==> flow/design.v <==
module PPU (
    input clk,
    input rst,
    input i_en,
    input [32-1:0] data_in,
    input [11:0] scaling_factor,
    output logic[6:0] data_out,
    output logic valid,
    output logic [31:0] data_in_out
);
logic [32 - 1:0] relu_out;
logic [32:0] data_shift;
logic [7:0] data_quant;
logic [8:0] data_temp;
always @(*) begin
    relu_out = (data_in[32 - 1])? 32'd0 : data_in;
    /*verilator lint_off WIDTHEXPAND*/
    /*verilator lint_off WIDTHTRUNC*/
    data_shift = ({relu_out, 1'b0} / scaling_factor);
    /*verilator lint_on WIDTHTRUNC*/
    /*verilator lint_on WIDTHEXPAND*/
    data_temp = (data_shift > 127)? 254 : data_shift[8:0] + {8'b0, data_shift[0]};
end
always @(posedge clk) begin
    if(rst) begin
        valid <= 1'd0;
        data_out <= 7'd0;
        data_in_out <= 32'd0;
    end
    else begin
        valid <= i_en;
        data_out <= (i_en)? data_temp[7:1] : 7'd0;
        data_in_out <= data_in;
    end
end
endmodule
# ---- Step by step through the tools: PPU
# Tool output for the design above, in the order of the flow.
# Line numbers count from 1 in the design file above.
# Operators carry their Yosys type and port widths (W data, S select, Z words).
# Library cell names are shortened.
# Not given: --
dict set report design {
  design {PPU}
  clk_port {clk}
  library {sky130hd}
  corner {tt_025C_1v80}
}

# ---- After elaboration
# Counts by Yosys on the flattened word-level netlist (proc, flatten, opt, wreduce; memories kept). Register bits leave out memories and registers merged into their read ports (data or address). Print and check cells are left out. Cells with the same type and inputs are merged into one.
dict set report bits {
  wordCells 10
  register_bits 40
  out_inout_bits 40
  input_bits 47
}
dict set report op_classes {
  logic 1
  reduce_and_logical 1
  cmp 1
  mux 2
  addsub 1
  n_div 1
}
# operator count
set ops {}
lappend ops {{$div A33 B12 Y33} 1}
lappend ops {{$gt A33 B7 Y1 const B} 1}
lappend ops {{$mux W31} 1}
lappend ops {{$add A8 B1 Y8} 1}
lappend ops {{$mux W8} 1}
lappend ops {{$reduce_or A2 Y1} 1}
lappend ops {{$not A1 Y1} 1}

# ---- Depth
# Longest topological path by Yosys (ltp), each cell counted once; first at word level (registers and memories cut), then after technology mapping (sequential cells cut; the memories' decode and read muxes count).
dict set report logic_depth {
  depth_word 4
  abc_area 0
  mapped_depth 495
  depth_no_buf 450
}

# ---- Synthesis result
# The flow's flattened synthesis, as Yosys stat reports it; memories are mapped. The netlist is that of the ABC_AREA named above (0 if unset); the other value can give another one.
dict set report synth_totals {
  stdcells 3358
  synth_area_um2 23749.0
  sequential_area_um2 800.8
  buffers 81
  flip_flops 40
}
# type count area_total_um2
set types {}
lappend types {ha_1 331 4.14E+03}
lappend types {o21a_1 206 1.55E+03}
lappend types {nor2_1 324 1.22E+03}
lappend types {nor3_1 238 1.19E+03}
lappend types {nand2_1 281 1.05E+03}
lappend types {a21oi_1 201 1.01E+03}
lappend types {xnor2_1 109 954.666}
lappend types {dfxtp_1 40 800.768}
lappend types {o21ai_0 157 785.754}
lappend types {o31ai_1 93 698.17}
lappend types {a21o_1 91 683.155}
lappend types {mux2_2 60 675.648}
lappend types {xor2_1 77 674.397}
lappend types {nor2b_1 94 588.064}
lappend types {nand3_1 69 345.331}
lappend types {or2_2 54 337.824}
lappend types {nand4_1 53 331.568}
lappend types {o211ai_1 43 322.81}
# Other cell types: 120; their cells: 837.

# ---- Path before layout
# Source: OpenSTA report_checks on the synthesized netlist (no wires, ideal clock, input and output delay 20% of the period each), path of least setup slack; recovery checks are left aside. Register names are those of the netlist, which keeps one name where synthesis merged equal registers.
dict set report synth_path {
  path_type {input -> register}
  start {input port scaling_factor[0]}
  end {register data_out[0]}
  driving_pins 474
  n_path_buf 48
  input_delay_ns 24.000
  setup_time_ns 0.070
  clock_period_ns 120.0
  t_arrival_ns 118.673
  path_delay_ns 94.743
  t_first_pin_ns 24.000
  required_ns 119.930
  setup_slack_ns 1.257
  period_less_setup_slack_ns 118.743
}
# "path_delay_ns" is the arrival time less input delay plus setup time.
# "driving_pins": output pins that drive a net of the path, with the launching flip-flop's if there is one; two outputs of one cell count as two.
# "period_less_setup_slack_ns" is the clock period less the worst setup slack; recovery checks do not enter. This is arithmetic on one report: input and output delays are still those of the set period (20% each).
# Between the ends stands the longest chain of elaborated cells between them, by number of cells; it is not shown to be the way that was timed. Of several equally long chains one is given.
# Each line given opens the expression or statement behind the cell; cells for indexed reads and writes are added by Yosys, which also makes memories of some case tables.
dict set report synth_via {
  path_cell_list {inv_1 > ha_1 > or4_1 > nor4_1 > a211oi_1 > inv_1 > ha_1 > o211ai_1 > a21oi_1 > o21a_1 > ha_1 > o21a_1 > nor4_1 > or3_1 > buf_2 > nor2_1 > or2_2 > ha_1 > [... 438 more ...] > ha_1 > nor2b_1 > o21a_1 > o21ai_0 > nand2b_1 > a21oi_1 > o21ai_0 > a21oi_1 > nor2b_1 > o21ai_0 > o22ai_1 > or4_1 > o32ai_2 > o2111ai_2 > ha_1 > or2_2 > o21a_1 > a21oi_1}
  elab_chain_len 3
  cells_between 4
  cone_lines 2
  classes_between {1 x add/sub; 1 x div; 1 x compare; 1 x mux}
}
# element line_no
set synth_rtl {}
lappend synth_rtl {{start, declared} 6} ;# input [11:0] scaling_factor,
lappend synth_rtl {{$div A33 B12 Y33} 19} ;# data_shift = ({relu_out, 1'b0} / scaling_factor);
lappend synth_rtl {{$add A8 B1 Y8} 22} ;# data_temp = (data_shift > 127)? 254 : data_shift[8:0] + {8'b0, data_shift[0]};
lappend synth_rtl {{$mux W8} 22}
lappend synth_rtl {{end, assigned} 27} ;# data_out <= 7'd0;
lappend synth_rtl {{end, assigned} 32} ;# data_out <= (i_en)? data_temp[7:1] : 7'd0;
lappend synth_rtl {{end, declared} 7} ;# output logic[6:0] data_out,

# ---- Path in the finished layout
# Path of least setup slack in the final report of record 2 (OpenROAD, finished layout, wires in). Where an end is a register, its clock arrival counts in the times.
dict set report layout_path {
  path_type {input -> register}
  start {input port scaling_factor[11]}
  end {register data_out[0]}
  clock_period_ns 144.0
  input_delay_ns 28.80
  t_first_pin_ns 28.80
  setup_time_ns 0.07
  required_ns 144.23
  t_arrival_ns 130.41
  driving_pins 437
  n_path_buf 13
  setup_slack_ns 13.82
}
# Between the ends stands the longest chain of elaborated cells between them, by number of cells; it is not shown to be the way that was timed. Of several equally long chains one is given.
dict set report layout_via {
  path_cell_list {clkdlybuf4s50_1 > nor4_4 > nand4_1 > a211oi_1 > inv_1 > ha_1 > o211ai_1 > a21oi_1 > o21a_1 > ha_1 > o21a_1 > nor4_1 > or3_1 > nor2_1 > or2_2 > ha_1 > or2_2 > nor4_1 > [... 401 more ...] > ha_1 > nor2b_1 > o21a_1 > o21ai_0 > nand2b_1 > a21oi_1 > o21ai_0 > a21oi_1 > nor2b_1 > o21ai_0 > o22ai_1 > or4_1 > o32ai_2 > o2111ai_2 > ha_1 > or2_2 > o21a_1 > a21oi_1}
  elab_chain_len 3
  cells_between 4
  cone_lines 2
  classes_between {1 x add/sub; 1 x div; 1 x compare; 1 x mux}
}
# element line_no
set layout_rtl {}
lappend layout_rtl {{start, declared} 6} ;# input [11:0] scaling_factor,
lappend layout_rtl {{$div A33 B12 Y33} 19} ;# data_shift = ({relu_out, 1'b0} / scaling_factor);
lappend layout_rtl {{$add A8 B1 Y8} 22} ;# data_temp = (data_shift > 127)? 254 : data_shift[8:0] + {8'b0, data_shift[0]};
lappend layout_rtl {{$mux W8} 22}
lappend layout_rtl {{end, assigned} 27} ;# data_out <= 7'd0;
lappend layout_rtl {{end, assigned} 32} ;# data_out <= (i_en)? data_temp[7:1] : 7'd0;
lappend layout_rtl {{end, declared} 7} ;# output logic[6:0] data_out,

; PPU through Yosys and OpenROAD on sky130hd: 5 stored runs, unordered, with their settings and measured results. The constraints put input and output delay at 20% of the set period each and load the outputs with 0.01 pF.
; "worst_path_ns" = time allowed to the worst setup path (clock period - input delay - output delay, where it has them) - its slack; a late launch clock adds to it, a late capture clock takes from it.

[record 1: settings]
ABC_AREA = 0
CAP_MARGIN = 25
CELL_PAD_IN_SITES_DETAIL_PLACEMENT = 1
CELL_PAD_IN_SITES_GLOBAL_PLACEMENT = 0
CORE_ASPECT_RATIO = 0.6
CORE_UTILIZATION = 48
CTS_CLUSTER_SIZE = 57
GPL_ROUTABILITY_DRIVEN = 1
GPL_TIMING_DRIVEN = 0
MAX_ROUTING_LAYER = met5
MIN_ROUTING_LAYER = met1
PLACE_DENSITY_LB_ADDON = 0.21
SLEW_MARGIN = 25
TNS_END_PERCENT = 85
period_ns = 107.0
CORE_MARGIN = 2
[record 1: results]
outcome = no final report: clock tree synthesis broke off with DPL-0033

[record 2: settings]
CORE_UTILIZATION = 33
CTS_CLUSTER_SIZE = 43
GPL_TIMING_DRIVEN = 1
HOLD_SLACK_MARGIN = 0.28
PLACE_DENSITY_LB_ADDON = 0.12
SETUP_SLACK_MARGIN = 5.0
SLEW_MARGIN = 30
period_ns = 144.0
CAP_MARGIN = 20
CORE_MARGIN = 2
[record 2: results]
setup_tns_ns = 0.000
yosys.chip_area_um2 = 23749.0
hold_ws_ns = 29.079
final_util_frac = 0.362
setup_worst_slack_ns = 13.816
worst_path_ns = 101.38
worst_path_kind = input -> register
design_die_area_um2 = 74128.2

[record 3: settings]
CTS_CLUSTER_DIAMETER = 349
SLEW_MARGIN = 30
period_ns = 120.0
CAP_MARGIN = 20
CORE_MARGIN = 2
CORE_UTILIZATION = 40
[record 3: results]
setup_tns_ns = 0.000
yosys.chip_area_um2 = 23749.0
hold_ws_ns = 24.283
final_util_frac = 0.457
setup_worst_slack_ns = 6.091
worst_path_ns = 89.91
worst_path_kind = input -> register
design_die_area_um2 = 61338.0

[record 4: settings]
CORE_UTILIZATION = 40
SETUP_SLACK_MARGIN = 5.0
period_ns = 115.0
CAP_MARGIN = 20
CORE_MARGIN = 2
SLEW_MARGIN = 20
[record 4: results]
setup_tns_ns = 0.000
yosys.chip_area_um2 = 23749.0
hold_ws_ns = 23.011
final_util_frac = 0.506
setup_worst_slack_ns = 8.836
worst_path_ns = 83.16
worst_path_kind = input -> register
design_die_area_um2 = 61338.0

[record 5: settings]
CAP_MARGIN = 40
CORE_ASPECT_RATIO = 0.52
CORE_UTILIZATION = 57
CTS_CLUSTER_DIAMETER = 201
GPL_ROUTABILITY_DRIVEN = 1
GPL_TIMING_DRIVEN = 0
PLACE_DENSITY_LB_ADDON = 0.26
SETUP_SLACK_MARGIN = 5.0
period_ns = 87.4
CORE_MARGIN = 2
SLEW_MARGIN = 20
[record 5: results]
outcome = no final report: routing broke off with GRT-0232
